==> flow/design.v <==
`timescale 1ns / 1ps
package lascon_pkg;
    localparam int WORD_WIDTH   = 64;    
    localparam int NUM_WORDS    = 5;     
    localparam int STATE_WIDTH  = 320;   
    localparam int TUSER_WIDTH  = 4;     
    typedef logic [WORD_WIDTH-1:0] ascon_word_t;
    typedef logic [STATE_WIDTH-1:0] ascon_state_t;
    typedef logic [3:0] rnd_t;
    typedef enum logic [TUSER_WIDTH-1:0] {
        TUSER_RESERVED = 4'b0000,
        TUSER_KEY      = 4'b0001,  
        TUSER_NONCE    = 4'b0010,  
        TUSER_AD       = 4'b0011,  
        TUSER_PT       = 4'b0100,  
        TUSER_CT       = 4'b0101,  
        TUSER_TAG      = 4'b0110,  
        TUSER_MSG      = 4'b0111,  
        TUSER_Z        = 4'b1000,  
        TUSER_DIGEST   = 4'b1001   
    } axi_tuser_t;
    typedef enum logic [2:0] {
        MODE_AEAD_ENC   = 3'b000,
        MODE_AEAD_DEC   = 3'b001,
        MODE_HASH256    = 3'b010,
        MODE_XOF        = 3'b011,
        MODE_CXOF       = 3'b100
    } lascon_mode_t;
    typedef enum logic [2:0] {
        DATA_IN_AXI_SEL        = 3'b000,
        DATA_IN_AEAD_SEL       = 3'b001,
        DATA_IN_HASH_SEL       = 3'b010,
        DATA_IN_XOR_AXI_SEL    = 3'b011,
        DATA_IN_XOR_AEAD_SEL   = 3'b100,
        DATA_IN_XOR_HASH_SEL   = 3'b101
    } data_sel_t;
    function automatic ascon_word_t swap_bytes(input ascon_word_t data);
        swap_bytes = {data[7:0],   data[15:8],  data[23:16], data[31:24],
                data[39:32], data[47:40], data[55:48], data[63:56]};
    endfunction
endpackage : lascon_pkg
`timescale 1ns / 1ps
import lascon_pkg::*;
module substitution_layer (
    input   lascon_pkg::ascon_state_t   state_array_i,
    output  lascon_pkg::ascon_state_t   state_array_o
);
    genvar j;
    generate
        for (j = 0; j < 64; j++) begin : gen_sbox_loop
            logic x0, x1, x2, x3, x4;
            logic t0, t1, t2, t3, t4;
            logic y0, y1, y2, y3, y4;
            assign x0 = state_array_i[0*64+j] ^ state_array_i[4*64+j];
            assign x1 = state_array_i[1*64+j];
            assign x2 = state_array_i[2*64+j] ^ state_array_i[1*64+j];
            assign x3 = state_array_i[3*64+j];
            assign x4 = state_array_i[4*64+j] ^ state_array_i[3*64+j];
            assign t0 = ~x0;
            assign t1 = ~x1;
            assign t2 = ~x2;
            assign t3 = ~x3;
            assign t4 = ~x4;
            assign y0 = x0 ^ (t1 & x2);
            assign y1 = x1 ^ (t2 & x3);
            assign y2 = x2 ^ (t3 & x4);
            assign y3 = x3 ^ (t4 & x0);
            assign y4 = x4 ^ (t0 & x1);
            assign state_array_o[0*64+j] = y0 ^ y4;
            assign state_array_o[1*64+j] = y1 ^ y0;
            assign state_array_o[2*64+j] = ~y2;
            assign state_array_o[3*64+j] = y3 ^ y2;
            assign state_array_o[4*64+j] = y4;
        end
    endgenerate
endmodule
`timescale 1ns / 1ps
import lascon_pkg::*;
module linear_diffusion_layer(
    input  lascon_pkg::ascon_state_t state_array_i,
    output lascon_pkg::ascon_state_t state_array_o
);
    lascon_pkg::ascon_word_t s0, s1, s2, s3, s4;
    assign s0 = state_array_i[0*64 +: 64];
    assign s1 = state_array_i[1*64 +: 64];
    assign s2 = state_array_i[2*64 +: 64];
    assign s3 = state_array_i[3*64 +: 64];
    assign s4 = state_array_i[4*64 +: 64];
    lascon_pkg::ascon_word_t s0_d, s1_d, s2_d, s3_d, s4_d;
    always_comb begin
        s0_d = s0 ^ ((s0 >> 19) | (s0 << ( 64 - 19))) ^
                    ((s0 >> 28) | (s0 << ( 64 - 28)));
        s1_d = s1 ^ ((s1 >> 61) | (s1 << ( 64 - 61))) ^
                    ((s1 >> 39) | (s1 << ( 64 - 39)));
        s2_d = s2 ^ ((s2 >> 1 ) | (s2 << ( 64 - 1 ))) ^
                    ((s2 >> 6 ) | (s2 << ( 64 - 6 )));
        s3_d = s3 ^ ((s3 >> 10) | (s3 << ( 64 - 10))) ^
                    ((s3 >> 17) | (s3 << ( 64 - 17)));
        s4_d = s4 ^ ((s4 >> 7 ) | (s4 << ( 64 - 7 ))) ^
                    ((s4 >> 41) | (s4 << ( 64 - 41)));
    end
    assign state_array_o[0*64 +: 64] = s0_d;
    assign state_array_o[1*64 +: 64] = s1_d;
    assign state_array_o[2*64 +: 64] = s2_d;
    assign state_array_o[3*64 +: 64] = s3_d;
    assign state_array_o[4*64 +: 64] = s4_d;
endmodule
`timescale 1ns / 1ps
import lascon_pkg::*;
module constant_addition_layer (
    input   lascon_pkg::rnd_t           rnd_i,
    input   lascon_pkg::ascon_state_t   state_array_i,
    output  lascon_pkg::ascon_state_t   state_array_o
);
    (* keep *) logic [7:0] round_const;
    assign round_const = {~rnd_i, rnd_i};
    always_comb begin
        state_array_o = state_array_i;
        state_array_o[2*64 +: 8] = state_array_i[2*64 +: 8] ^ round_const;
    end
endmodule
`timescale 1ns / 1ps
import lascon_pkg::*;
module lascon_core #(
    parameter int LASCON_VARIANT = 0
)(
    input   logic           clk,
    input   logic           rst,
    input   logic           start_perm_i,
    input   logic           round_config_i,
    input   logic [2:0]     word_sel_i,
    input   lascon_pkg::ascon_word_t    data_i,
    input   logic           write_en_i,
    output  lascon_pkg::ascon_word_t    data_o,
    output  logic           ready_o
);
    typedef enum logic [0:0] {
        STATE_IDLE,
        STATE_PERM
    } state_t;
    state_t state, next_state;
    lascon_pkg::rnd_t rnd_cnt;
    lascon_pkg::ascon_state_t state_array;
    lascon_pkg::ascon_state_t addition_state_array_o, substitution_state_array_o, diffusion_state_array_o;
    constant_addition_layer const_add(
        .rnd_i(rnd_cnt),
        .state_array_i(state_array),
        .state_array_o(addition_state_array_o)
    );
    substitution_layer substitution(
        .state_array_i(addition_state_array_o),
        .state_array_o(substitution_state_array_o)
    );
    linear_diffusion_layer diffusion(
        .state_array_i(substitution_state_array_o),
        .state_array_o(diffusion_state_array_o)
    );
    always_ff @(posedge clk or posedge rst) begin
        if (rst) begin
            state <= STATE_IDLE;
        end else begin
            state <= next_state;
        end
    end
    always_comb begin
        next_state = state;
        case(state)
            STATE_IDLE: begin
                if (start_perm_i) begin
                    next_state = STATE_PERM;
                end else begin
                    next_state = STATE_IDLE;
                end
            end
            STATE_PERM: begin
                if (rnd_cnt < 4'd11) begin
                    next_state = STATE_PERM;
                end else begin
                    next_state = STATE_IDLE;
                end
            end
            default: begin
                next_state = STATE_IDLE;
            end
        endcase
    end
    assign ready_o = (state == STATE_IDLE);
    always_ff @(posedge clk) begin
        unique case (state)
            STATE_IDLE: begin
                if (start_perm_i) rnd_cnt <= round_config_i ? 4'd0 : 4'd4;
                if (write_en_i) begin
                    case (word_sel_i)
                        3'd0: state_array[0*64 +: 64] <= data_i;
                        3'd1: state_array[1*64 +: 64] <= data_i;
                        3'd2: state_array[2*64 +: 64] <= data_i;
                        3'd3: state_array[3*64 +: 64] <= data_i;
                        3'd4: state_array[4*64 +: 64] <= data_i;
                        default: ;
                    endcase
                end
            end
            STATE_PERM: begin
                state_array <= diffusion_state_array_o;
                if (rnd_cnt < 4'd11) rnd_cnt <= rnd_cnt + 4'd1;
            end
        endcase
    end
    always_comb begin
        case (word_sel_i)
            3'd0: data_o = state_array[0*64 +: 64];
            3'd1: data_o = state_array[1*64 +: 64];
            3'd2: data_o = state_array[2*64 +: 64];
            3'd3: data_o = state_array[3*64 +: 64];
            3'd4: data_o = state_array[4*64 +: 64];
            default: data_o = 64'd0;
        endcase
    end
endmodule
`timescale 1ns / 1ps
import lascon_pkg::*;
module lascon_padder (
    input  logic          clk,
    input  logic          rst,
    input  lascon_pkg::lascon_mode_t  mode_i,
    input  lascon_pkg::ascon_word_t   s_axis_tdata_i,
    input  logic [7:0]    s_axis_tkeep_i,
    input  lascon_pkg::axi_tuser_t    s_axis_tuser_i,
    input  logic          s_axis_tlast_i,
    input  logic          s_axis_tvalid_i,
    output logic          s_axis_tready_o,
    output lascon_pkg::ascon_word_t         padded_tdata_o,
    output logic [7:0]          padded_tkeep_raw_o,  
    output lascon_pkg::axi_tuser_t          padded_tuser_o,
    output logic                padded_tlast_o,
    output logic                padded_tvalid_o,
    output logic                padded_is_padding_o,  
    input  logic                padded_tready_i
);
    typedef enum logic [1:0] {
        STATE_IDLE_PASS = 2'b00,
        STATE_PAD_WORD1 = 2'b01,  
        STATE_PAD_WORD2 = 2'b10   
    } padder_state_t;
    padder_state_t state, next_state;
    logic word_count_reg, word_count_next;
    logic is_padding_group;
    assign is_padding_group = (s_axis_tuser_i == TUSER_AD ||
                               s_axis_tuser_i == TUSER_PT ||
                               s_axis_tuser_i == TUSER_MSG ||
                               s_axis_tuser_i == TUSER_Z);
    logic is_aead_mode;
    assign is_aead_mode = ((mode_i == MODE_AEAD_ENC) || (mode_i == MODE_AEAD_DEC));
    logic pad_word2_is_80_reg, pad_word2_data_next;
    lascon_pkg::ascon_word_t masked_data;
    lascon_pkg::axi_tuser_t held_tuser_next, held_tuser_reg;
    function automatic lascon_pkg::ascon_word_t apply_padding(
        input lascon_pkg::ascon_word_t data,
        input logic [7:0]  keep
    );
        case (keep)
            8'h00:   apply_padding = {8'h80, 56'h00_00_00_00_00_00_00};
            8'h01:   apply_padding = {data[7:0], 8'h80, 48'h00_00_00_00_00_00};
            8'h03:   apply_padding = {data[7:0], data[15:8], 8'h80, 40'h00_00_00_00_00};
            8'h07:   apply_padding = {data[7:0], data[15:8], data[23:16], 8'h80, 32'h00_00_00_00};
            8'h0F:   apply_padding = {data[7:0], data[15:8], data[23:16], data[31:24], 8'h80, 24'h00_00_00};
            8'h1F:   apply_padding = {data[7:0], data[15:8], data[23:16], data[31:24], data[39:32], 8'h80, 16'h00_00};
            8'h3F:   apply_padding = {data[7:0], data[15:8], data[23:16], data[31:24], data[39:32], data[47:40], 8'h80, 8'h00};
            8'h7F:   apply_padding = {data[7:0], data[15:8], data[23:16], data[31:24], data[39:32], data[47:40], data[55:48], 8'h80};
            default: apply_padding = lascon_pkg::swap_bytes(data);
        endcase
    endfunction
    always_comb begin
        masked_data = lascon_pkg::swap_bytes(s_axis_tdata_i);
        if (s_axis_tvalid_i && is_padding_group && s_axis_tlast_i && (s_axis_tkeep_i != 8'hFF)) begin
            masked_data = apply_padding(s_axis_tdata_i, s_axis_tkeep_i);
        end
    end
    always_ff @(posedge clk or posedge rst) begin
        if (rst) begin
            state              <= STATE_IDLE_PASS;
            held_tuser_reg     <= TUSER_RESERVED;
            pad_word2_is_80_reg <= '0;
            word_count_reg     <= 1'b0;
        end else begin
            state              <= next_state;
            held_tuser_reg     <= held_tuser_next;
            pad_word2_is_80_reg <= pad_word2_data_next;
            word_count_reg     <= word_count_next;
        end
    end
    always_comb begin
        next_state          = state;
        word_count_next     = word_count_reg;
        held_tuser_next     = held_tuser_reg;
        pad_word2_data_next = pad_word2_is_80_reg;
        s_axis_tready_o = padded_tready_i;
        padded_tvalid_o = s_axis_tvalid_i;
        padded_tdata_o  = masked_data;
        padded_tkeep_raw_o = s_axis_tkeep_i;  
        padded_tuser_o  = s_axis_tuser_i;
        padded_tlast_o  = s_axis_tlast_i;  
        padded_is_padding_o = 1'b0;
        case (state)
            STATE_IDLE_PASS: begin
                if (is_padding_group) begin
                    if (s_axis_tvalid_i && s_axis_tlast_i) begin
                        if (s_axis_tkeep_i == 8'hFF) begin
                            padded_tlast_o = 1'b0;
                        end else begin
                            if (is_aead_mode && word_count_reg == 1'b0) padded_tlast_o = 1'b0;
                            else padded_tlast_o = 1'b1;
                        end
                    end
                    if (s_axis_tvalid_i && padded_tready_i) begin
                        if (s_axis_tlast_i) begin
                            held_tuser_next = s_axis_tuser_i;
                             word_count_next = 1'b0;
                            if (s_axis_tkeep_i == 8'hFF) begin
                                if (is_aead_mode) begin
                                    if (word_count_reg == 1'b0) begin
                                        pad_word2_data_next = 1'b1;
                                        next_state          = STATE_PAD_WORD2;
                                    end else begin
                                        pad_word2_data_next = 1'b0;
                                        next_state          = STATE_PAD_WORD1;
                                    end
                                end else begin
                                    pad_word2_data_next = 1'b1;
                                    next_state          = STATE_PAD_WORD2;
                                end
                            end else begin
                                if (is_aead_mode && (word_count_reg == 1'b0)) begin
                                    pad_word2_data_next = 1'b0;
                                    next_state          = STATE_PAD_WORD2;
                                end
                            end
                        end else begin
                            word_count_next = is_aead_mode ? ~word_count_reg : 1'b0;
                        end
                    end
                end
            end
            STATE_PAD_WORD1: begin
                s_axis_tready_o = 1'b0;
                padded_tvalid_o = 1'b1;
                padded_tdata_o  = 64'h8000_0000_0000_0000;
                padded_tkeep_raw_o = 8'h00;  
                padded_tuser_o  = held_tuser_reg;
                padded_tlast_o  = 1'b0;
                padded_is_padding_o = 1'b1;
                if (padded_tready_i) begin
                    next_state = STATE_PAD_WORD2;
                end
            end
           STATE_PAD_WORD2: begin
                s_axis_tready_o = 1'b0;
                padded_tvalid_o = 1'b1;
                padded_tdata_o  = {pad_word2_is_80_reg, 63'b0};
                padded_tkeep_raw_o = 8'h00;  
                padded_tuser_o  = held_tuser_reg;
                padded_tlast_o  = 1'b1;
                padded_is_padding_o = 1'b1;
                if (padded_tready_i) begin
                    next_state      = STATE_IDLE_PASS;
                    word_count_next = 1'b0;
                end
            end
            default: next_state = STATE_IDLE_PASS;
        endcase
    end
endmodule
`timescale 1ns / 1ps
import lascon_pkg::*;
module hash_fsm (
    input  logic           clk,
    input  logic           rst,
    input  lascon_pkg::lascon_mode_t   mode_i,
    input  logic [31:0]    xof_len_i,      
    input  logic           start_i,
    input  logic           abort_i,        
    output logic           busy_o,
    output logic           done_o,
    input  logic           lascon_ready_i,
    output logic           start_perm_o,
    output logic           round_config_o,  
    output logic [2:0]     word_sel_o,
    output lascon_pkg::ascon_word_t    data_o,          
    output logic           write_en_o,
    output lascon_pkg::data_sel_t      core_in_data_sel_o,
    input  lascon_pkg::axi_tuser_t     padded_tuser_i,
    input  logic           padded_tlast_i,
    input  logic           padded_tvalid_i,
    output logic           padded_tready_o,
    output logic [7:0]     m_axis_tkeep_o,
    output lascon_pkg::axi_tuser_t     m_axis_tuser_o,
    output logic           m_axis_tlast_o,
    output logic           m_axis_tvalid_o,
    input  logic           m_axis_tready_i
);
    typedef enum logic [2:0] {
        STATE_IDLE,
        STATE_INIT,
        STATE_PERM_START,
        STATE_PERM_WAIT,
        STATE_ABSORB,
        STATE_SQUEEZE,
        STATE_DONE
    } state_t;
    typedef enum logic {
        PHASE_ABSORB  = 1'b0,
        PHASE_SQUEEZE = 1'b1
    } phase_t;
    state_t state, next_state;
    phase_t phase_reg, next_phase;
    logic [2:0]  word_cnt, next_word_cnt;
    logic [31:0] words_remaining_r, next_words_remaining;
    logic        abort_latch;
    logic [31:0] target_squeeze_words;
    assign target_squeeze_words = (mode_i == MODE_HASH256) ? 32'd4 : ((xof_len_i + 32'd7) >> 3);
    localparam lascon_pkg::ascon_word_t ASCON_HASH_IV_WORD0  = 64'h0000080100cc0002;
    localparam lascon_pkg::ascon_word_t ASCON_XOF_IV_WORD0   = 64'h0000080000cc0003;
    localparam lascon_pkg::ascon_word_t ASCON_CXOF_IV_WORD0  = 64'h0000080000cc0004;
    always_ff @(posedge clk or posedge rst) begin
        if (rst) begin
            state     <= STATE_IDLE;
            phase_reg <= PHASE_ABSORB;
            word_cnt  <= 3'd0;
            words_remaining_r <= 32'd0;
        end else begin
            state     <= next_state;
            phase_reg <= next_phase;
            word_cnt  <= next_word_cnt;
            words_remaining_r <= next_words_remaining;
            if (state == STATE_IDLE) begin
                abort_latch <= 1'b0;
            end else begin
                abort_latch <= abort_latch | abort_i;
            end
        end
    end
    always_comb begin
        next_state           = state;
        next_word_cnt        = word_cnt;
        next_words_remaining = words_remaining_r;
        next_phase           = phase_reg;
        unique case (state)
            STATE_IDLE: begin
                if (start_i) begin
                    next_state           = STATE_INIT;
                    next_phase           = PHASE_ABSORB;
                    next_word_cnt        = 3'd0;
                    next_words_remaining = target_squeeze_words;
                end
            end
            STATE_INIT: begin
                if (word_cnt == 3'd4) begin
                    next_word_cnt = 3'd0;
                    next_state    = STATE_PERM_START;  
                end else begin
                    next_word_cnt = word_cnt + 3'd1;
                end
            end
            STATE_PERM_START: begin
                next_state = STATE_PERM_WAIT;
            end
            STATE_PERM_WAIT: begin
                if (lascon_ready_i) begin
                    if (phase_reg == PHASE_ABSORB) begin
                        next_state = STATE_ABSORB;
                    end else begin
                        next_state = STATE_SQUEEZE;
                    end
                end
            end
            STATE_ABSORB: begin
                if (padded_tvalid_i && padded_tready_o) begin
                    next_state = STATE_PERM_START;  
                    if (padded_tlast_i && padded_tuser_i != TUSER_Z) begin
                        next_phase    = PHASE_SQUEEZE;
                    end else begin
                        next_phase    = PHASE_ABSORB;
                    end
                end
            end
            STATE_SQUEEZE: begin
                if (m_axis_tready_i) begin
                    next_words_remaining = words_remaining_r - 32'd1;
                    if (abort_i || abort_latch || ((mode_i == MODE_HASH256 || xof_len_i > 0) && words_remaining_r == 32'd1)) begin
                        next_state = STATE_DONE;
                    end else begin
                        next_state = STATE_PERM_START;  
                        next_phase = PHASE_SQUEEZE;
                    end
                end
            end
            STATE_DONE: begin
                next_state = STATE_IDLE;
            end
        endcase
    end
    always_comb begin
        busy_o             = 1'b1;
        done_o             = 1'b0;
        start_perm_o       = 1'b0;
        round_config_o     = 1'b1;  
        write_en_o         = 1'b0;
        word_sel_o         = word_cnt[2:0];
        core_in_data_sel_o = DATA_IN_HASH_SEL;  
        padded_tready_o    = 1'b0;
        m_axis_tvalid_o    = 1'b0;
        m_axis_tlast_o     = 1'b0;
        m_axis_tkeep_o     = 8'hFF;
        m_axis_tuser_o     = TUSER_DIGEST;
        data_o             = 64'b0;
        unique case (state)
            STATE_IDLE: begin
                busy_o = 1'b0;
            end
            STATE_INIT: begin
                write_en_o = 1'b1;
                if (word_cnt == 3'd0) begin
                    unique case (mode_i)
                        MODE_XOF:     data_o = ASCON_XOF_IV_WORD0;
                        MODE_CXOF:    data_o = ASCON_CXOF_IV_WORD0;
                        MODE_HASH256: data_o = ASCON_HASH_IV_WORD0;
                        MODE_AEAD_ENC,
                        MODE_AEAD_DEC: data_o = 64'b0;
                    endcase
                end else begin
                    data_o = 64'b0;
                end
            end
            STATE_PERM_START: begin
                start_perm_o = 1'b1;  
            end
            STATE_PERM_WAIT: begin
            end
            STATE_ABSORB: begin
                padded_tready_o = 1'b1;
                if (padded_tvalid_i) begin
                    write_en_o         = 1'b1;
                    word_sel_o         = 3'd0;  
                    core_in_data_sel_o = DATA_IN_XOR_AXI_SEL;
                end
            end
            STATE_SQUEEZE: begin
                m_axis_tvalid_o = 1'b1;
                word_sel_o      = 3'd0;  
                m_axis_tlast_o = (abort_i || abort_latch || ((mode_i == MODE_HASH256 || xof_len_i > 0) && (words_remaining_r == 32'd1)));
            end
            STATE_DONE: begin
                done_o = 1'b1;
            end
        endcase
    end
endmodule
`timescale 1ns / 1ps
import lascon_pkg::*;
module aead_fsm(
    input logic                 clk,
    input logic                 rst,
    input lascon_pkg::lascon_mode_t         mode_i,   
    input logic                 start_i,
    output logic                busy_o,
    output logic                done_o,
    output logic                tag_fail_o,  
    input  logic                lascon_ready_i,
    input  lascon_pkg::ascon_word_t         core_data_i,    
    output logic                start_perm_o,
    output logic                round_config_o,
    output logic     [2:0]      word_sel_o,   
    output lascon_pkg::ascon_word_t         data_o,
    output logic                write_en_o,
    output lascon_pkg::data_sel_t           in_data_sel_o,   
    input lascon_pkg::ascon_word_t          padded_tdata_i,   
    input logic [7:0]           padded_tkeep_raw_i,  
    input lascon_pkg::axi_tuser_t           padded_tuser_i,   
    input logic                 padded_tlast_i,   
    input logic                 padded_tvalid_i,  
    input logic                 padded_is_padding_i,  
    output logic                padded_tready_o,
    output lascon_pkg::ascon_word_t         m_axis_tdata_o,
    output logic [7:0]          m_axis_tkeep_o,
    output lascon_pkg::axi_tuser_t          m_axis_tuser_o,
    output logic                m_axis_tlast_o,
    output logic                m_axis_tvalid_o,
    input  logic                m_axis_tready_i
);
    localparam lascon_pkg::ascon_word_t AEAD128_IV = 64'h00001000808c0001;  
    localparam lascon_pkg::ascon_word_t DSEP = 64'h0000000000000001;  
    localparam logic ROUND_PA = 1'b1;   
    localparam logic ROUND_PB = 1'b0;   
    typedef enum logic [3:0] {
        ST_IDLE     = 4'd0,
        ST_INIT     = 4'd1,
        ST_PERM     = 4'd2,
        ST_AD       = 4'd3,
        ST_PT_IN    = 4'd4,
        ST_CT_IN    = 4'd5,
        ST_CT_PAD_0 = 4'd6,  
        ST_TAG_INIT = 4'd7,
        ST_ENC_TAG  = 4'd8,
        ST_DEC_TAG  = 4'd9,
        ST_VERIFY   = 4'd10,
        ST_DONE     = 4'd11
    } state_t;
    typedef enum logic [2:0] {
        CTX_INIT   = 3'd0,  
        CTX_AD     = 3'd1,  
        CTX_DATA   = 3'd2,  
        CTX_CT_PAD = 3'd3,  
        CTX_FINAL  = 3'd4   
    } perm_ctx_t;
    state_t    state_r;
    perm_ctx_t perm_ctx_r;
    logic [2:0] shared_cnt_r;
    logic        perm_started_r;
    logic        post_perm_active_r;
    logic    ad_word_r;
    logic    ad_last_seen_r;
    logic    dat_word_r;
    lascon_pkg::ascon_word_t shared_key_tag_r[2];
    logic tag_ok_r;
    function automatic logic [63:0] tkeep_to_mask(input logic [7:0] tkeep);
        logic [63:0] mask;
        mask[63:56] = tkeep[0] ? 8'hFF : 8'h00;
        mask[55:48] = tkeep[1] ? 8'hFF : 8'h00;
        mask[47:40] = tkeep[2] ? 8'hFF : 8'h00;
        mask[39:32] = tkeep[3] ? 8'hFF : 8'h00;
        mask[31:24] = tkeep[4] ? 8'hFF : 8'h00;
        mask[23:16] = tkeep[5] ? 8'hFF : 8'h00;
        mask[15:8]  = tkeep[6] ? 8'hFF : 8'h00;
        mask[7:0]   = tkeep[7] ? 8'hFF : 8'h00;
        tkeep_to_mask = mask;
    endfunction
    function automatic logic [63:0] get_padding_bit(input logic [7:0] tkeep);
        logic [63:0] pad;
        pad = 64'h0;
        casex (tkeep)
            8'bxxxx_xxx0: pad[63] = 1'b1;
            8'bxxxx_xx01: pad[55] = 1'b1;
            8'bxxxx_x011: pad[47] = 1'b1;
            8'bxxxx_0111: pad[39] = 1'b1;
            8'bxxx0_1111: pad[31] = 1'b1;
            8'bxx01_1111: pad[23] = 1'b1;
            8'bx011_1111: pad[15] = 1'b1;
            8'b0111_1111: pad[7]  = 1'b1;
            default:      pad = 64'h0;
        endcase
        get_padding_bit = pad;
    endfunction
    logic is_enc;
    assign is_enc = (mode_i == MODE_AEAD_ENC);
    logic perm_done;
    assign perm_done = perm_started_r && lascon_ready_i;
    logic phs;
    assign phs = padded_tvalid_i && padded_tready_o;
    logic [1:0] pp_max;
    always_comb begin
        case (perm_ctx_r)
            CTX_INIT:   pp_max = 2'd1;
            CTX_AD:     pp_max = 2'd0;
            CTX_DATA:   pp_max = 2'd0;
            CTX_CT_PAD: pp_max = 2'd0;
            CTX_FINAL:  pp_max = 2'd1;
            default:    pp_max = 2'd0;
        endcase
    end
    logic pp_done;
    assign pp_done = post_perm_active_r && (shared_cnt_r == {1'b0, pp_max});
    logic needs_post_perm;
    assign needs_post_perm =    (perm_ctx_r == CTX_INIT)  ||
                                (perm_ctx_r == CTX_FINAL)  ||
                                (perm_ctx_r == CTX_AD && ad_last_seen_r) ||
                                (perm_ctx_r == CTX_CT_PAD);
    state_t next_state;
    always_ff @(posedge clk or posedge rst) begin
        if(rst) state_r <= ST_IDLE;
        else begin
            state_r <= next_state;
        end
    end
    logic init_ack;
    assign init_ack =   (state_r == ST_INIT) &&
                        ((shared_cnt_r == 3'd0 && lascon_ready_i) ||
                        ((shared_cnt_r <= 3'd2) && padded_tvalid_i && padded_tuser_i == TUSER_KEY && padded_tready_o) ||
                        ((shared_cnt_r >= 3'd3 && shared_cnt_r <= 3'd4) && padded_tvalid_i && padded_tuser_i == TUSER_NONCE && padded_tready_o));
    logic ad_word_valid;
    assign ad_word_valid = (state_r == ST_AD && padded_tvalid_i && padded_tuser_i == TUSER_AD && padded_tready_o);
    logic pt_word_valid;
    assign pt_word_valid = (state_r == ST_PT_IN && padded_tvalid_i && padded_tready_o);
    logic ct_word_valid;
    assign ct_word_valid = (state_r == ST_CT_IN && padded_tvalid_i && padded_tready_o);
    always_comb begin
        next_state = state_r;
        case (state_r)
            ST_IDLE: begin
                if (start_i) next_state = ST_INIT;
            end
            ST_INIT: begin
                if (shared_cnt_r == 3'd4 && init_ack) begin
                    next_state = ST_PERM;
                end else begin
                    next_state = ST_INIT;
                end
            end
            ST_PERM: begin
                if ((perm_done && !needs_post_perm) || (post_perm_active_r && pp_done)) begin
                    case (perm_ctx_r)
                        CTX_INIT : next_state = ST_AD;
                        CTX_AD   : next_state = ad_last_seen_r ? (is_enc ? ST_PT_IN : ST_CT_IN) : ST_AD;
                        CTX_DATA : next_state = is_enc ? ST_PT_IN : ST_CT_IN;
                        CTX_CT_PAD: next_state = ST_TAG_INIT;
                        CTX_FINAL: next_state = is_enc ? ST_ENC_TAG : ST_DEC_TAG;
                        default  : next_state = ST_DONE;
                    endcase
                end else begin
                    next_state = ST_PERM;
                end
            end
            ST_AD: begin
                if (padded_tvalid_i && padded_tuser_i != TUSER_AD) begin
                    next_state = is_enc ? ST_PT_IN : ST_CT_IN;
                end else if (ad_word_valid && (padded_tlast_i || ad_word_r == 1'b1)) begin
                    next_state = ST_PERM;
                end else begin
                    next_state = ST_AD;
                end
            end
            ST_PT_IN: begin
                if (pt_word_valid) begin
                    if (padded_tlast_i) next_state = ST_TAG_INIT;
                    else if (dat_word_r == 1'b1) next_state = ST_PERM;
                    else next_state = ST_PT_IN;
                end else begin
                    next_state = ST_PT_IN;
                end
            end
            ST_CT_IN: begin
                if (ct_word_valid) begin
                    if (padded_tlast_i) begin
                        if (padded_tkeep_raw_i == 8'hFF) begin
                            if (dat_word_r == 1'b1) next_state = ST_PERM;
                            else next_state = ST_CT_PAD_0;
                        end else begin
                            next_state = ST_TAG_INIT;
                        end
                    end
                    else if (dat_word_r == 1'b1) next_state = ST_PERM;
                    else next_state = ST_CT_IN;
                end else begin
                    next_state = ST_CT_IN;
                end
            end
            ST_CT_PAD_0: begin
                next_state = ST_TAG_INIT;
            end
            ST_TAG_INIT: begin
                if (shared_cnt_r == 3'd2) begin
                    next_state = ST_PERM;
                end else begin
                    next_state = ST_TAG_INIT;
                end
            end
            ST_ENC_TAG: begin
                if (m_axis_tvalid_o && m_axis_tready_i && shared_cnt_r == 3'd1) begin
                    next_state = ST_DONE;
                end else begin
                    next_state = ST_ENC_TAG;
                end
            end
            ST_DEC_TAG: begin
                if (shared_cnt_r == 3'd1 && padded_tvalid_i && padded_tready_o && padded_tuser_i == TUSER_TAG) begin
                    next_state = ST_VERIFY;
                end else begin
                    next_state = ST_DEC_TAG;
                end
            end
            ST_VERIFY: begin
                if (shared_cnt_r == 3'd2) next_state = ST_DONE;
                else next_state = ST_VERIFY;
            end
            ST_DONE: begin
                if (!start_i) next_state = ST_IDLE;
                else next_state = ST_DONE;
            end
            default: next_state = ST_IDLE;
        endcase
    end
    logic [63:0] ct_mask;
    logic [63:0] pad_bit;
    assign ct_mask = tkeep_to_mask(padded_tkeep_raw_i);
    assign pad_bit = get_padding_bit(padded_tkeep_raw_i);
    always_comb begin
        busy_o             = 1'b1;
        done_o             = 1'b0;
        tag_fail_o         = 1'b0;
        start_perm_o       = 1'b0;
        round_config_o     = ROUND_PB;
        word_sel_o         = 3'd0;
        data_o             = 64'd0;
        write_en_o         = 1'b0;
        in_data_sel_o      = DATA_IN_AXI_SEL;
        padded_tready_o    = 1'b0;
        m_axis_tdata_o  = 64'd0;
        m_axis_tkeep_o  = 8'd0;
        m_axis_tuser_o  = TUSER_RESERVED;
        m_axis_tlast_o  = 1'b0;
        m_axis_tvalid_o = 1'b0;
        case (state_r)
            ST_IDLE: begin
                busy_o = 1'b0;
            end
            ST_INIT: begin
                if (shared_cnt_r == 3'd0) begin
                    write_en_o     = lascon_ready_i;
                    in_data_sel_o  = DATA_IN_AEAD_SEL;
                    word_sel_o     = 3'd0;
                    data_o         = AEAD128_IV;
                end else if (shared_cnt_r <= 3'd2) begin
                    padded_tready_o = 1'b1;
                    if (padded_tvalid_i && padded_tuser_i == TUSER_KEY) begin
                        write_en_o     = 1'b1;
                        in_data_sel_o  = DATA_IN_AXI_SEL;
                        word_sel_o     = shared_cnt_r[2:0];
                    end
                end else begin
                    padded_tready_o = 1'b1;
                    if (padded_tvalid_i && padded_tuser_i == TUSER_NONCE) begin
                        write_en_o     = 1'b1;
                        in_data_sel_o  = DATA_IN_AXI_SEL;
                        word_sel_o     = shared_cnt_r[2:0];
                    end
                end
            end
            ST_PERM: begin
                if (!perm_started_r && !post_perm_active_r) begin
                    start_perm_o   = 1'b1;
                    round_config_o = (perm_ctx_r == CTX_INIT || perm_ctx_r == CTX_FINAL)
                                        ? ROUND_PA : ROUND_PB;
                end else if (post_perm_active_r) begin
                    write_en_o    = 1'b1;
                    in_data_sel_o = DATA_IN_XOR_AEAD_SEL;
                    case (perm_ctx_r)
                        CTX_INIT, CTX_FINAL: begin
                            word_sel_o = (shared_cnt_r == 3'd0) ? 3'd3 : 3'd4;
                            data_o     = (shared_cnt_r == 3'd0) ? shared_key_tag_r[0] : shared_key_tag_r[1];
                        end
                        CTX_AD: begin
                            word_sel_o = 3'd4;
                            data_o     = DSEP;
                        end
                        CTX_CT_PAD: begin
                            word_sel_o = 3'd0;
                            data_o     = 64'h80000000_00000000;
                        end
                        CTX_DATA: ;  
                        default: ;
                    endcase
                end
            end
            ST_AD: begin
                padded_tready_o = 1'b1;
                if (padded_tvalid_i && padded_tuser_i != TUSER_AD) begin
                    padded_tready_o = 1'b0;
                    write_en_o    = 1'b1;
                    in_data_sel_o = DATA_IN_XOR_AEAD_SEL;
                    word_sel_o    = 3'd4;
                    data_o        = DSEP;
                end else if (padded_tvalid_i && padded_tuser_i == TUSER_AD) begin
                    write_en_o    = 1'b1;
                    in_data_sel_o = DATA_IN_XOR_AXI_SEL;
                    word_sel_o    = {2'b00, ad_word_r};  
                end
            end
            ST_PT_IN: begin
                padded_tready_o = padded_is_padding_i ? 1'b1 : m_axis_tready_i;
                if (padded_tvalid_i && padded_tready_o) begin
                    write_en_o      = 1'b1;
                    in_data_sel_o   = DATA_IN_XOR_AXI_SEL;
                    word_sel_o      = {2'b00, dat_word_r};
                    m_axis_tdata_o  = core_data_i ^ padded_tdata_i;
                    m_axis_tvalid_o = ~padded_is_padding_i;
                    m_axis_tkeep_o  = padded_tkeep_raw_i;  
                    m_axis_tuser_o  = TUSER_CT;
                    m_axis_tlast_o  = padded_tlast_i;
                end
            end
            ST_CT_IN: begin
                padded_tready_o = m_axis_tready_i;
                if (padded_tvalid_i && m_axis_tready_i) begin
                    write_en_o      = 1'b1;
                    in_data_sel_o   = DATA_IN_AEAD_SEL;  
                    word_sel_o      = {2'b00, dat_word_r};
                    data_o          = (padded_tdata_i & ct_mask) | ((core_data_i ^ pad_bit) & ~ct_mask);
                    m_axis_tdata_o  = core_data_i ^ padded_tdata_i;
                    m_axis_tvalid_o = 1'b1;
                    m_axis_tkeep_o  = padded_tkeep_raw_i;
                    m_axis_tuser_o  = TUSER_PT;
                    m_axis_tlast_o  = padded_tlast_i;
                end
            end
            ST_CT_PAD_0: begin
                write_en_o    = 1'b1;
                in_data_sel_o = DATA_IN_XOR_AEAD_SEL;
                word_sel_o    = 3'd1;
                data_o        = 64'h80000000_00000000;
            end
            ST_TAG_INIT: begin
                if (shared_cnt_r < 3'd2) begin
                    write_en_o    = 1'b1;
                    in_data_sel_o = DATA_IN_XOR_AEAD_SEL;
                    word_sel_o    = (shared_cnt_r == 3'd0) ? 3'd3 : 3'd4;
                    data_o        = (shared_cnt_r == 3'd0) ? shared_key_tag_r[0] : shared_key_tag_r[1];
                end
            end
            ST_ENC_TAG: begin
                m_axis_tvalid_o = 1'b1;
                m_axis_tkeep_o  = 8'hFF;
                m_axis_tuser_o  = TUSER_TAG;
                m_axis_tlast_o  = (shared_cnt_r == 3'd1);
                word_sel_o      = (shared_cnt_r == 3'd0) ? 3'd3 : 3'd4;
                m_axis_tdata_o  = core_data_i;
            end
            ST_DEC_TAG: begin
                padded_tready_o = 1'b1;
            end
            ST_VERIFY: begin
                word_sel_o = (shared_cnt_r == 3'd0) ? 3'd3 : 3'd4;
            end
            ST_DONE: begin
                busy_o     = 1'b0;
                done_o     = 1'b1;
                tag_fail_o = (is_enc ? 1'b0 : ~tag_ok_r);
            end
            default: ;
        endcase
    end
    always_ff @(posedge clk or posedge rst) begin
        if (rst) begin
            perm_ctx_r         <= CTX_INIT;
            shared_cnt_r       <= 3'd0;
            perm_started_r     <= 1'b0;
            post_perm_active_r <= 1'b0;
            ad_word_r          <= 1'b0;
            ad_last_seen_r     <= 1'b0;
            dat_word_r         <= 1'b0;
            shared_key_tag_r[0]<= 64'd0;
            shared_key_tag_r[1]<= 64'd0;
            tag_ok_r           <= 1'b1;
        end else begin
            case (state_r)
                ST_IDLE: begin
                    if (start_i) begin
                        shared_cnt_r       <= 3'd0;
                        perm_ctx_r         <= CTX_INIT;
                        ad_word_r          <= 1'b0;
                        ad_last_seen_r     <= 1'b0;
                        dat_word_r         <= 1'b0;
                        tag_ok_r           <= 1'b1;
                        perm_started_r     <= 1'b0;
                        post_perm_active_r <= 1'b0;
                    end
                end
            ST_INIT: begin
                    case (shared_cnt_r)
                        3'd0: begin
                            if (lascon_ready_i) shared_cnt_r <= 3'd1;
                        end
                        3'd1: begin
                            if (phs && padded_tuser_i == TUSER_KEY) begin
                                shared_key_tag_r[0] <= padded_tdata_i;  
                                shared_cnt_r <= 3'd2;
                            end
                        end
                        3'd2: begin
                            if (phs && padded_tuser_i == TUSER_KEY) begin
                                shared_key_tag_r[1] <= padded_tdata_i;  
                                shared_cnt_r <= 3'd3;
                            end
                        end
                        3'd3: begin
                            if (phs && padded_tuser_i == TUSER_NONCE)
                                shared_cnt_r <= 3'd4;
                        end
                        3'd4: begin
                            if (init_ack) shared_cnt_r <= 3'd0;
                        end
                        default: ;
                    endcase
                end
                ST_PERM: begin
                    if (!perm_started_r && !post_perm_active_r)
                        perm_started_r <= 1'b1;
                    if (perm_done) begin
                        perm_started_r <= 1'b0;
                        if (needs_post_perm) begin
                            post_perm_active_r <= 1'b1;
                            shared_cnt_r <= 3'd0;
                        end
                    end
                    if (post_perm_active_r) begin
                        if (pp_done) begin
                            post_perm_active_r <= 1'b0;
                            shared_cnt_r <= 3'd0;
                        end else begin
                            shared_cnt_r <= shared_cnt_r + 3'd1;
                        end
                    end
                end
                ST_AD: begin
                    if (padded_tvalid_i && padded_tuser_i != TUSER_AD) begin
                        ad_last_seen_r <= 1'b1;
                    end else if (phs && padded_tuser_i == TUSER_AD) begin
                        if (padded_tlast_i) begin
                            ad_last_seen_r <= 1'b1;
                            perm_ctx_r     <= CTX_AD;  
                            ad_word_r      <= 1'b0;
                        end else if (ad_word_r == 1'b1) begin
                            perm_ctx_r <= CTX_AD;
                            ad_word_r  <= 1'b0;
                        end else begin
                            ad_word_r <= 1'b1;  
                        end
                    end
                end
                ST_PT_IN: begin
                    if (phs) begin
                        if (padded_tlast_i) begin
                            dat_word_r      <= 1'b0;
                        end else if (dat_word_r == 1'b1) begin
                            perm_ctx_r <= CTX_DATA;
                            dat_word_r <= 1'b0;
                        end else begin
                            dat_word_r <= 1'b1;
                        end
                    end
                end
                ST_CT_IN: begin
                    if (phs) begin
                        if (padded_tlast_i) begin
                            dat_word_r      <= 1'b0;
                            if (padded_tkeep_raw_i == 8'hFF && dat_word_r == 1'b1) begin
                                perm_ctx_r <= CTX_CT_PAD;
                            end
                        end else if (dat_word_r == 1'b1) begin
                            perm_ctx_r <= CTX_DATA;
                            dat_word_r <= 1'b0;
                        end else begin
                            dat_word_r <= 1'b1;
                        end
                    end
                end
                ST_TAG_INIT: begin
                    if (shared_cnt_r < 3'd2)
                        shared_cnt_r <= shared_cnt_r + 3'd1;
                    if (shared_cnt_r == 3'd1)
                        perm_ctx_r <= CTX_FINAL;
                    if (shared_cnt_r == 3'd2)
                        shared_cnt_r <= 3'd0;
                end
                ST_ENC_TAG: begin
                    if (m_axis_tvalid_o && m_axis_tready_i) begin
                        if (shared_cnt_r == 3'd1) shared_cnt_r <= 3'd0;
                        else shared_cnt_r <= shared_cnt_r + 3'd1;
                    end
                end
                ST_DEC_TAG: begin
                    if (phs && padded_tuser_i == TUSER_TAG) begin
                        shared_key_tag_r[shared_cnt_r[0]] <= padded_tdata_i;
                        if (shared_cnt_r == 3'd1) shared_cnt_r <= 3'd0;
                        else shared_cnt_r <= shared_cnt_r + 3'd1;
                    end
                end
                ST_VERIFY: begin
                    case (shared_cnt_r)
                        3'd0: begin
                            if (core_data_i != shared_key_tag_r[0]) tag_ok_r <= 1'b0;
                            shared_cnt_r <= 3'd1;
                        end
                        3'd1: begin
                            if (core_data_i != shared_key_tag_r[1]) tag_ok_r <= 1'b0;
                            shared_cnt_r <= 3'd2;
                        end
                        default: ;  
                    endcase
                end
                ST_CT_PAD_0,
                ST_DONE: begin
                end
                default: ;
            endcase
            end
        end
endmodule
`timescale 1ns / 1ps
import lascon_pkg::*;
module lascon_top #(
    parameter int LASCON_VARIANT = 0
)(
    input  logic                                clk,
    input  logic                                rst,
    input  logic [2:0]                          mode_i,      
    input  logic [31:0]                         xof_len_i,   
    input  logic                                start_i,     
    input  logic                                abort_i,     
    output logic                                busy_o,      
    output logic                                done_o,      
    output logic                                tag_fail_o,  
    input  logic [63:0]                         s_axis_tdata,   
    input  logic [7:0]                          s_axis_tkeep,   
    input  logic [3:0]                          s_axis_tuser,   
    input  logic                                s_axis_tlast,   
    input  logic                                s_axis_tvalid,  
    output logic                                s_axis_tready,  
    output logic [63:0]                         m_axis_tdata,   
    output logic [7:0]                          m_axis_tkeep,   
    output logic [3:0]                          m_axis_tuser,   
    output logic                                m_axis_tlast,   
    output logic                                m_axis_tvalid,  
    input  logic                                m_axis_tready   
);
    logic           is_aead_mode;
    assign is_aead_mode = (mode_i == lascon_pkg::MODE_AEAD_ENC) || (mode_i == lascon_pkg::MODE_AEAD_DEC);
    logic           core_start_perm_i;
    logic           core_round_config_i;
    logic   [2:0]   core_word_sel_i;
    lascon_pkg::ascon_word_t    core_data_i;
    logic           core_write_en_i;
    lascon_pkg::ascon_word_t    core_data_o;
    logic           core_ready_o;
    lascon_pkg::data_sel_t      core_in_data_sel;
    logic           aead_write_en, hash_write_en;
    logic [2:0]     aead_word_sel, hash_word_sel;
    logic           aead_start_perm, hash_start_perm;
    logic           aead_round_config, hash_round_config;
    lascon_pkg::ascon_word_t    aead_data_o, hash_data_o;
    lascon_pkg::data_sel_t      aead_in_data_sel, hash_in_data_sel;
    lascon_pkg::ascon_word_t    padded_tdata;
    lascon_pkg::axi_tuser_t     padded_tuser;
    logic           padded_tlast;
    logic           padded_tvalid;
    logic           padded_is_padding;
    logic [7:0]     padded_tkeep_raw;
    logic           padded_tready;  
    logic           aead_busy, aead_done, aead_tag_fail;
    logic           aead_s_axis_tready;
    logic [63:0]    aead_m_axis_tdata;
    logic [7:0]     aead_m_axis_tkeep;
    lascon_pkg::axi_tuser_t     aead_m_axis_tuser;
    logic           aead_m_axis_tlast;
    logic           aead_m_axis_tvalid;
    logic           hash_busy, hash_done;
    logic           hash_s_axis_tready;
    logic [63:0]    hash_m_axis_tdata;
    logic [7:0]     hash_m_axis_tkeep;
    lascon_pkg::axi_tuser_t     hash_m_axis_tuser;
    logic           hash_m_axis_tlast;
    logic           hash_m_axis_tvalid;
    lascon_padder u_padder (
        .clk            (clk),
        .rst            (rst),
        .mode_i         (lascon_pkg::lascon_mode_t'(mode_i)),
        .s_axis_tdata_i     (s_axis_tdata),
        .s_axis_tkeep_i     (s_axis_tkeep),
        .s_axis_tuser_i     (lascon_pkg::axi_tuser_t'(s_axis_tuser)),
        .s_axis_tlast_i     (s_axis_tlast),
        .s_axis_tvalid_i    (s_axis_tvalid),
        .s_axis_tready_o    (s_axis_tready),  
        .padded_tdata_o     (padded_tdata),
        .padded_tuser_o     (padded_tuser),
        .padded_tlast_o     (padded_tlast),
        .padded_tvalid_o    (padded_tvalid),
        .padded_is_padding_o(padded_is_padding),
        .padded_tkeep_raw_o (padded_tkeep_raw),
        .padded_tready_i    (padded_tready)   
    );
    always_comb begin
        if (mode_i == MODE_AEAD_ENC || mode_i == MODE_AEAD_DEC) begin
            core_start_perm_i   = aead_start_perm;
            core_round_config_i = aead_round_config;
            core_word_sel_i     = aead_word_sel;
            core_write_en_i     = aead_write_en;
            core_in_data_sel    = aead_in_data_sel;
            padded_tready       = aead_s_axis_tready;
            m_axis_tdata        = aead_m_axis_tvalid ? lascon_pkg::swap_bytes(aead_m_axis_tdata) : 64'b0;
            m_axis_tvalid       = aead_m_axis_tvalid;
            m_axis_tlast        = aead_m_axis_tlast;
            m_axis_tuser        = aead_m_axis_tuser;
            m_axis_tkeep        = aead_m_axis_tkeep;
        end else begin
            core_start_perm_i   = hash_start_perm;
            core_round_config_i = hash_round_config;
            core_word_sel_i     = hash_word_sel;
            core_write_en_i     = hash_write_en;
            core_in_data_sel    = hash_in_data_sel;
            padded_tready       = hash_s_axis_tready;
            m_axis_tdata        = hash_m_axis_tvalid ? lascon_pkg::swap_bytes(core_data_o) : 64'b0;
            m_axis_tvalid       = hash_m_axis_tvalid;
            m_axis_tlast        = hash_m_axis_tlast;
            m_axis_tuser        = hash_m_axis_tuser;
            m_axis_tkeep        = hash_m_axis_tkeep;
        end
    end
    aead_fsm u_aead_fsm (
        .clk             (clk),
        .rst             (rst),
        .mode_i          (lascon_pkg::lascon_mode_t'(mode_i)),
        .start_i         (start_i && is_aead_mode),  
        .busy_o          (aead_busy),          
        .done_o          (aead_done),          
        .tag_fail_o      (aead_tag_fail),      
        .lascon_ready_i  (core_ready_o),
        .start_perm_o    (aead_start_perm),
        .round_config_o  (aead_round_config),
        .word_sel_o      (aead_word_sel),
        .data_o          (aead_data_o),
        .write_en_o      (aead_write_en),
        .in_data_sel_o   (aead_in_data_sel),
        .core_data_i     (core_data_o),        
        .padded_tdata_i  (padded_tdata),      
        .padded_tuser_i  (padded_tuser),      
        .padded_tlast_i  (padded_tlast),      
        .padded_tvalid_i (padded_tvalid),     
        .padded_is_padding_i(padded_is_padding),  
        .padded_tkeep_raw_i (padded_tkeep_raw),   
        .padded_tready_o (aead_s_axis_tready),  
        .m_axis_tdata_o  (aead_m_axis_tdata),   
        .m_axis_tkeep_o  (aead_m_axis_tkeep),   
        .m_axis_tuser_o  (aead_m_axis_tuser),   
        .m_axis_tlast_o  (aead_m_axis_tlast),   
        .m_axis_tvalid_o (aead_m_axis_tvalid),  
        .m_axis_tready_i (m_axis_tready)        
    );
    hash_fsm u_hash_fsm (
        .clk                    (clk),
        .rst                    (rst),
        .mode_i                 (lascon_pkg::lascon_mode_t'(mode_i)),
        .xof_len_i              (xof_len_i),          
        .start_i                (start_i && !is_aead_mode),  
        .abort_i                (abort_i),            
        .busy_o                 (hash_busy),          
        .done_o                 (hash_done),          
        .lascon_ready_i         (core_ready_o),
        .start_perm_o           (hash_start_perm),
        .round_config_o         (hash_round_config),
        .word_sel_o             (hash_word_sel),
        .data_o                 (hash_data_o),        
        .write_en_o             (hash_write_en),
        .core_in_data_sel_o     (hash_in_data_sel),
        .padded_tuser_i         (padded_tuser),      
        .padded_tlast_i         (padded_tlast),      
        .padded_tvalid_i        (padded_tvalid),
        .padded_tready_o        (hash_s_axis_tready),
        .m_axis_tkeep_o         (hash_m_axis_tkeep),   
        .m_axis_tuser_o         (hash_m_axis_tuser),   
        .m_axis_tlast_o         (hash_m_axis_tlast),   
        .m_axis_tvalid_o        (hash_m_axis_tvalid),  
        .m_axis_tready_i        (m_axis_tready)        
    );
    lascon_core #(
        .LASCON_VARIANT(LASCON_VARIANT)
    ) u_core (
        .clk            (clk),
        .rst            (rst),
        .start_perm_i   (core_start_perm_i),
        .round_config_i (core_round_config_i),
        .word_sel_i     (core_word_sel_i),
        .data_i         (core_data_i),
        .write_en_i     (core_write_en_i),
        .data_o         (core_data_o),
        .ready_o        (core_ready_o)
    );
    always_comb begin
        case(core_in_data_sel)
            DATA_IN_AEAD_SEL     : core_data_i = aead_data_o;
            DATA_IN_HASH_SEL     : core_data_i = hash_data_o;
            DATA_IN_AXI_SEL      : core_data_i = padded_tdata;
            DATA_IN_XOR_AXI_SEL  : core_data_i = core_data_o ^ padded_tdata;
            DATA_IN_XOR_AEAD_SEL : core_data_i = core_data_o ^ aead_data_o;
            DATA_IN_XOR_HASH_SEL : core_data_i = core_data_o ^ hash_data_o;
            default              : core_data_i = 64'd0;
        endcase
    end
    always_comb begin
        if (mode_i == MODE_AEAD_ENC || mode_i == MODE_AEAD_DEC) begin
            busy_o     = aead_busy;
            done_o     = aead_done;
            tag_fail_o = aead_tag_fail;
        end else begin
            busy_o     = hash_busy;
            done_o     = hash_done;
            tag_fail_o = 1'b0;  
        end
    end
endmodule
== Step by step through the tools: lascon_top ==
What the tools print for lascon_top, step after step.
Line numbers count from 1 in the design file above.
The mark -- stands for no value.

* Top module: lascon_top
* Clock: clk
* Cell library: sky130hd
* Timing corner: tt_025C_1v80

== Word level ==
Source: Yosys, flattened and elaborated. Widths are those after wreduce. Registers that Yosys merges into a memory's read port (data or address) are not register bits. Print and check cells do not count.

* $add $sub $neg: 5
* $mul: 0
* Divide/modulo/power cells: 0
* Magnitude comparators: 6
* Equal/unequal tests: 124
* Shift operators: 0
* Muxes and demuxes: 286
* Bitwise logic cells: 1446
* Reduce/logical cells: 130

{| class="wikitable"
|+ Operators by type and width
! kind !! number
|-
| 64-bit two-way mux || 29
|-
| 64-bit parallel mux with 2-bit select || 9
|-
| 64-bit XOR || 14
|-
| 64-bit parallel mux with 6-bit select || 2
|-
| 1-bit XOR || 704
|-
| 64-bit parallel mux with 8-bit select || 1
|-
| 1-bit NOT || 391
|-
| 64-bit parallel mux with 3-bit select || 2
|-
| 1-bit AND || 320
|-
| 64-bit parallel mux with 5-bit select || 1
|-
| 64-bit parallel mux with 4-bit select || 1
|-
| 3-bit two-way mux || 57
|-
| 64-bit != test || 2
|-
| 64-bit AND || 2
|-
| 1-bit two-way mux || 100
|-
| 8-bit two-way mux || 12
|-
| 23-bit by 64-bit bitwise OR with 64-bit output || 1
|-
| 25-bit by 64-bit bitwise OR with 64-bit output || 1
|-
| 3-bit by 64-bit bitwise OR with 64-bit output || 1
|-
| 36-bit by 64-bit bitwise OR with 64-bit output || 1
|-
| 45-bit by 64-bit bitwise OR with 64-bit output || 1
|-
| 47-bit by 64-bit bitwise OR with 64-bit output || 1
|-
| 54-bit by 64-bit bitwise OR with 64-bit output || 1
|-
| 57-bit by 64-bit bitwise OR with 64-bit output || 1
|-
| 58-bit by 64-bit bitwise OR with 64-bit output || 1
|-
| 63-bit by 64-bit bitwise OR with 64-bit output || 1
|-
| 64-bit bitwise OR || 1
|-
| 64-bit NOT || 1
|}

Not listed: further kinds 87, cells in them 338.

* Register bits: 517
* Latch bits: 0
* RAM bits: 0
* Memory bits (read-only): 0
* Clocked read ports x word width: 0
* Memory cells: 0
* Input port bits: 118
* Output and inout port bits: 82
* Elaborated cells: 2024

== Depth ==
Yosys ltp: most cells in a row. Word level: on the elaborated netlist, between registers, memories and ports. Mapped: between sequential cells and ports; inverters and the memories' decode and read muxes count.

* Depth after elaboration: 22
* ABC_AREA: 0
* Gate-level depth with buffers: 21
* Gate-level depth less buffers: 14

== Synthesis result ==
The flow's flattened synthesis, as Yosys stat reports it; memories are mapped. The netlist is that of the ABC_AREA named above (0 if unset); the other value can give another one.

{| class="wikitable"
|+ Cells by type
! cell !! number !! total area (sq um)
|-
| sky130_fd_sc_hd__edfxtp_1 || 325 || 9759.36
|-
| sky130_fd_sc_hd__xnor2_1 || 915 || 8.01E+03
|-
| sky130_fd_sc_hd__dfrtp_1 || 202 || 5.05E+03
|-
| sky130_fd_sc_hd__xor2_1 || 419 || 3669.77
|-
| sky130_fd_sc_hd__a21oi_1 || 508 || 2.54E+03
|-
| sky130_fd_sc_hd__o21ai_0 || 507 || 2.54E+03
|-
| sky130_fd_sc_hd__nand2_1 || 619 || 2.32E+03
|-
| sky130_fd_sc_hd__ha_1 || 137 || 1.71E+03
|-
| sky130_fd_sc_hd__clkbuf_1 || 253 || 949.661
|-
| sky130_fd_sc_hd__mux2i_1 || 93 || 930.893
|-
| sky130_fd_sc_hd__nand3_1 || 185 || 925.888
|-
| sky130_fd_sc_hd__nor2_1 || 245 || 919.632
|-
| sky130_fd_sc_hd__inv_1 || 224 || 840.806
|-
| sky130_fd_sc_hd__a22oi_1 || 77 || 578.054
|-
| sky130_fd_sc_hd__and3_1 || 82 || 512.992
|-
| sky130_fd_sc_hd__a21boi_0 || 61 || 457.939
|-
| sky130_fd_sc_hd__o22ai_1 || 62 || 387.872
|-
| sky130_fd_sc_hd__a21o_1 || 48 || 360.346
|}

Other cell types: 83; their cells: 879.

* Mapped cells: 5841
* Cell area after synthesis: 49253.5 sq um
* Sequential area: 14945.6 sq um
* Flip-flop cells: 532
* Buffer cells: 333

By module: a second synthesis without flattening, with its own total; a netlist apart from the flattened one above.

* Cells (unflattened synthesis): 5738
* Area (unflattened synthesis): 56090.0 sq um

Each row is one instance without its submodules.

{| class="wikitable"
|+ By module
! module !! instances !! cells !! area (sq um) !! sequential area (sq um)
|-
| lascon_core (LASCON_VARIANT=0) || 1 || 1329 || 14953.1 || 9754.4
|-
| aead_fsm || 1 || 1264 || 11422.2 || 3857.4
|-
| substitution_layer || 1 || 1239 || 9471.6 || 0.0
|-
| linear_diffusion_layer || 1 || 320 || 7689.9 || 0.0
|-
| lascon_top || 1 || 546 || 4719.5 || 0.0
|-
| hash_fsm || 1 || 504 || 3956.3 || 1107.3
|-
| constant_addition_layer || 1 || 328 || 2457.4 || 0.0
|-
| lascon_padder || 1 || 208 || 1420.1 || 226.5
|}

== Worst setup path after synthesis ==
Path of least setup slack by OpenSTA after synthesis, without wires, with an ideal clock, recovery checks aside; 20% of the period is set as input and as output delay. Where synthesis merged equal registers, the netlist keeps one of their names.

* Path type: input port to flip-flop
* Start point: input s_axis_tvalid
* End point: register u_core.state_array[100]
* Period: 7000 ps
* External input delay: 1400 ps
* Setup time: 583 ps
* Launch time at the first pin: 1400 ps
* Data arrival time: 7817 ps
* Data required time: 6417 ps
* Path slack: -1400 ps
* Path delay: 7000 ps
* Driving pins on the path: 9
* Period reached after synthesis: 8400 ps

"path delay" is the arrival time less input delay plus setup time.
"driving pins on the path" counts driving pins, that of a launching flip-flop among them; a cell with two outputs on the path counts twice.
"period reached after synthesis" = period - worst setup slack (recovery checks aside). The figure is calculated, with input and output delays left at 20% of the set period.
The rows between start and end are the longest chain of elaborated cells between them; the timing report does not say that the signal goes this way. Where chains are equally long, one stands for them.
Each line given opens the expression or statement behind the cell; cells for indexed reads and writes are added by Yosys, which also makes memories of some case tables.
Only ways into the end's enable, where the timed path ends, are counted here.

* Cells stage by stage: sky130_fd_sc_hd__clkbuf_1 > sky130_fd_sc_hd__nor4_1 > sky130_fd_sc_hd__o31a_1 > sky130_fd_sc_hd__and2_1 > sky130_fd_sc_hd__clkbuf_1 > sky130_fd_sc_hd__nor4_4 > sky130_fd_sc_hd__buf_4 > sky130_fd_sc_hd__nand2_1 > sky130_fd_sc_hd__a21boi_0
* Length of the longest elaborated chain: 10
* Elaborated cells between the ends (all ways): 35
* Classes of those cells: 3 x eq/ne; 25 x mux; 7 x reduce/logical

{| class="wikitable"
|+ Ends and longest elaborated chain, post-synthesis
! element !! line !! RTL
|-
| start, declared || 1115 || <nowiki>input  logic                                s_axis_tvalid,</nowiki>
|-
| 1-bit two-way mux || 304 || <nowiki>case (state)</nowiki>
|-
| 1-bit logical AND || 830 || <nowiki>if (padded_tvalid_i && padded_tuser_i == TUSER_NONCE) begin</nowiki>
|-
| 3-bit two-way mux || 830 ||
|-
| 3-bit two-way mux || 821 || <nowiki>end else if (shared_cnt_r <= 3'd2) begin</nowiki>
|-
| 3-bit two-way mux || 816 || <nowiki>if (shared_cnt_r == 3'd0) begin</nowiki>
|-
| 3-bit parallel mux with 8-bit select || 811 || <nowiki>case (state_r)</nowiki>
|-
| 3-bit two-way mux || 1180 || <nowiki>if (mode_i == MODE_AEAD_ENC || mode_i == MODE_AEAD_DEC) begin</nowiki>
|-
| 3-bit by 1-bit == test with 1-bit output || 210 || <nowiki>case (word_sel_i)</nowiki>
|-
| 2-bit != test || -- ||
|-
| 2-bit AND reduction || -- ||
|-
| end, assigned || 195 || <nowiki>3'd1: state_array[1*64 +: 64] <= data_i;</nowiki>
|-
| end, assigned || 204 || <nowiki>state_array <= diffusion_state_array_o;</nowiki>
|-
| end, declared || 143 || <nowiki>lascon_pkg::ascon_state_t state_array;</nowiki>
|}

== Path in the finished layout ==
Path of least setup slack in the final report of flow run 3 (OpenROAD, finished layout, wires in). Where an end is a register, its clock arrival counts in the times.
The path's times are printed in steps of 10 ps; the period is the one set.

* Path type: flip-flop to output port
* Start point: register u_aead_fsm.shared_cnt_r[0]
* End point: output m_axis_tdata[14]
* Period: 3900 ps
* External output delay: 780 ps
* Launch time at the first pin: 740 ps
* Data arrival time: 4940 ps
* Data required time: 3120 ps
* Path slack: -1820 ps
* Driving pins on the path: 19

The rows between start and end are the longest chain of elaborated cells between them; the timing report does not say that the signal goes this way. Where chains are equally long, one stands for them.
A register here has more assigning lines than the two given.

* Cells stage by stage: sky130_fd_sc_hd__dfrtp_1 > sky130_fd_sc_hd__clkbuf_8 > sky130_fd_sc_hd__clkinvlp_4 > sky130_fd_sc_hd__ha_4 > sky130_fd_sc_hd__nand2b_1 > sky130_fd_sc_hd__clkbuf_8 > sky130_fd_sc_hd__a31oi_4 > sky130_fd_sc_hd__a311o_2 > sky130_fd_sc_hd__o21a_1 > sky130_fd_sc_hd__buf_8 > sky130_fd_sc_hd__nor2_4 > sky130_fd_sc_hd__buf_12 > sky130_fd_sc_hd__mux2_4 > sky130_fd_sc_hd__a222oi_1 > sky130_fd_sc_hd__buf_4 > sky130_fd_sc_hd__xor2_2 > sky130_fd_sc_hd__a2bb2oi_2 > sky130_fd_sc_hd__o22ai_4 > sky130_fd_sc_hd__buf_6
* Length of the longest elaborated chain: 14
* Elaborated cells between the ends (all ways): 27
* Classes of those cells: 2 x compare; 4 x eq/ne; 18 x mux; 1 x logic; 2 x reduce/logical

{| class="wikitable"
|+ Ends and longest elaborated chain, post-layout
! element !! line !! RTL
|-
| start, declared || 617 || <nowiki>logic [2:0] shared_cnt_r;</nowiki>
|-
| start, assigned || 1008 || <nowiki>shared_cnt_r <= shared_cnt_r + 3'd1;</nowiki>
|-
| start, assigned || 1057 || <nowiki>shared_cnt_r <= shared_cnt_r + 3'd1;</nowiki>
|-
| 3-bit logical NOT || 847 || <nowiki>word_sel_o = (shared_cnt_r == 3'd0) ? 3'd3 : 3'd4;</nowiki>
|-
| 3-bit two-way mux || 847 ||
|-
| 3-bit parallel mux with 2-bit select || 845 || <nowiki>case (perm_ctx_r)</nowiki>
|-
| 3-bit two-way mux || 842 || <nowiki>end else if (post_perm_active_r) begin</nowiki>
|-
| 3-bit two-way mux || 838 || <nowiki>if (!perm_started_r && !post_perm_active_r) begin</nowiki>
|-
| 3-bit parallel mux with 8-bit select || 811 || <nowiki>case (state_r)</nowiki>
|-
| 3-bit two-way mux || 1180 || <nowiki>if (mode_i == MODE_AEAD_ENC || mode_i == MODE_AEAD_DEC) begin</nowiki>
|-
| 3-bit == test || 210 || <nowiki>case (word_sel_i)</nowiki>
|-
| 64-bit parallel mux with 5-bit select || 210 ||
|-
| 64-bit XOR || 897 || <nowiki>m_axis_tdata_o  = core_data_i ^ padded_tdata_i;</nowiki>
|-
| 64-bit two-way mux || 892 || <nowiki>if (padded_tvalid_i && m_axis_tready_i) begin</nowiki>
|-
| 64-bit parallel mux with 3-bit select || 811 ||
|-
| 64-bit two-way mux || 1187 || <nowiki>m_axis_tdata        = aead_m_axis_tvalid ? lascon_pkg::swap_bytes(aead_m_axis_tdata) : 64'b0;</nowiki>
|-
| 64-bit two-way mux || 1180 ||
|-
| end, declared || 1117 || <nowiki>output logic [63:0]                         m_axis_tdata,</nowiki>
|}

4 stored runs of lascon_top in the flow (synthesis by Yosys, layout by OpenROAD, sky130hd cells), in arbitrary order. Constraints: input delay and output delay 20% of the set period each, output load 0.01 pF.
By "allowed time less slack (worst setup path)" is meant the share of the clock period that the worst setup path is allowed (20% is reserved at inputs, 20% at outputs), minus its slack. Clock arrival times at its registers enter into it.
"overall power" is the tool's figure for a default switching activity; nothing was simulated.
"allowed time less slack (worst setup path)" is known to 10 ps.

=== Flow run 1 ===
{| class="wikitable"
! Setting !! Value
|-
| CAP_MARGIN || 35
|-
| CELL_PAD_IN_SITES_GLOBAL_PLACEMENT || 3
|-
| CORE_ASPECT_RATIO || 1.85
|-
| CORE_UTILIZATION || 66
|-
| CTS_CLUSTER_SIZE || 15
|-
| HOLD_SLACK_MARGIN || -0.03
|-
| PLACE_DENSITY || 0.43
|-
| SETUP_SLACK_MARGIN || 1.05
|-
| period_ns || 5.37
|-
| CORE_MARGIN || 2
|-
| SLEW_MARGIN || 20
|}
No final report: placement broke off with GPL-0301.

=== Flow run 2 ===
{| class="wikitable"
! Setting !! Value
|-
| CAP_MARGIN || 15
|-
| CELL_PAD_IN_SITES_GLOBAL_PLACEMENT || 2
|-
| CORE_ASPECT_RATIO || 0.68
|-
| CORE_UTILIZATION || 26
|-
| CTS_CLUSTER_DIAMETER || 332
|-
| CTS_CLUSTER_SIZE || 12
|-
| GPL_TIMING_DRIVEN || 0
|-
| MIN_ROUTING_LAYER || met2
|-
| SLEW_MARGIN || 10
|-
| period_ns || 7.0
|-
| CORE_MARGIN || 2
|}
No final report: routing broke off with GRT-0116.

=== Flow run 3 ===
{| class="wikitable"
! Setting !! Value
|-
| CAP_MARGIN || 35
|-
| CELL_PAD_IN_SITES_DETAIL_PLACEMENT || 0
|-
| CORE_MARGIN || 8
|-
| CORE_UTILIZATION || 24
|-
| GPL_TIMING_DRIVEN || 0
|-
| PLACE_DENSITY_LB_ADDON || 0.24
|-
| period_ns || 3.9
|-
| SLEW_MARGIN || 20
|-
! Result !! Value
|-
| Standard-cell area of the final layout || 72739.8 sq um
|-
| Smallest hold slack || 490 ps
|-
| Setup TNS || -386311 ps
|-
| Allowed time less slack (worst setup path) || 4940 ps
|-
| Type of the worst setup path || flip-flop to output port
|-
| Smallest setup slack || -1823 ps
|-
| Overall power || 35911 uW
|-
| Chip area after synthesis (Yosys) || 49253.5 sq um
|-
| Die outline area || 219928.0 sq um
|}

=== Flow run 4 ===
{| class="wikitable"
! Setting !! Value
|-
| CAP_MARGIN || 15
|-
| CELL_PAD_IN_SITES_DETAIL_PLACEMENT || 2
|-
| CELL_PAD_IN_SITES_GLOBAL_PLACEMENT || 3
|-
| CORE_ASPECT_RATIO || 0.68
|-
| CORE_MARGIN || 10
|-
| CORE_UTILIZATION || 26
|-
| CTS_CLUSTER_DIAMETER || 332
|-
| CTS_CLUSTER_SIZE || 36
|-
| GPL_TIMING_DRIVEN || 1
|-
| MAX_ROUTING_LAYER || met4
|-
| MIN_ROUTING_LAYER || met2
|-
| SETUP_SLACK_MARGIN || -0.44
|-
| SLEW_MARGIN || 0
|-
| period_ns || 7.0
|}
No final report: routing broke off with GRT-0116.
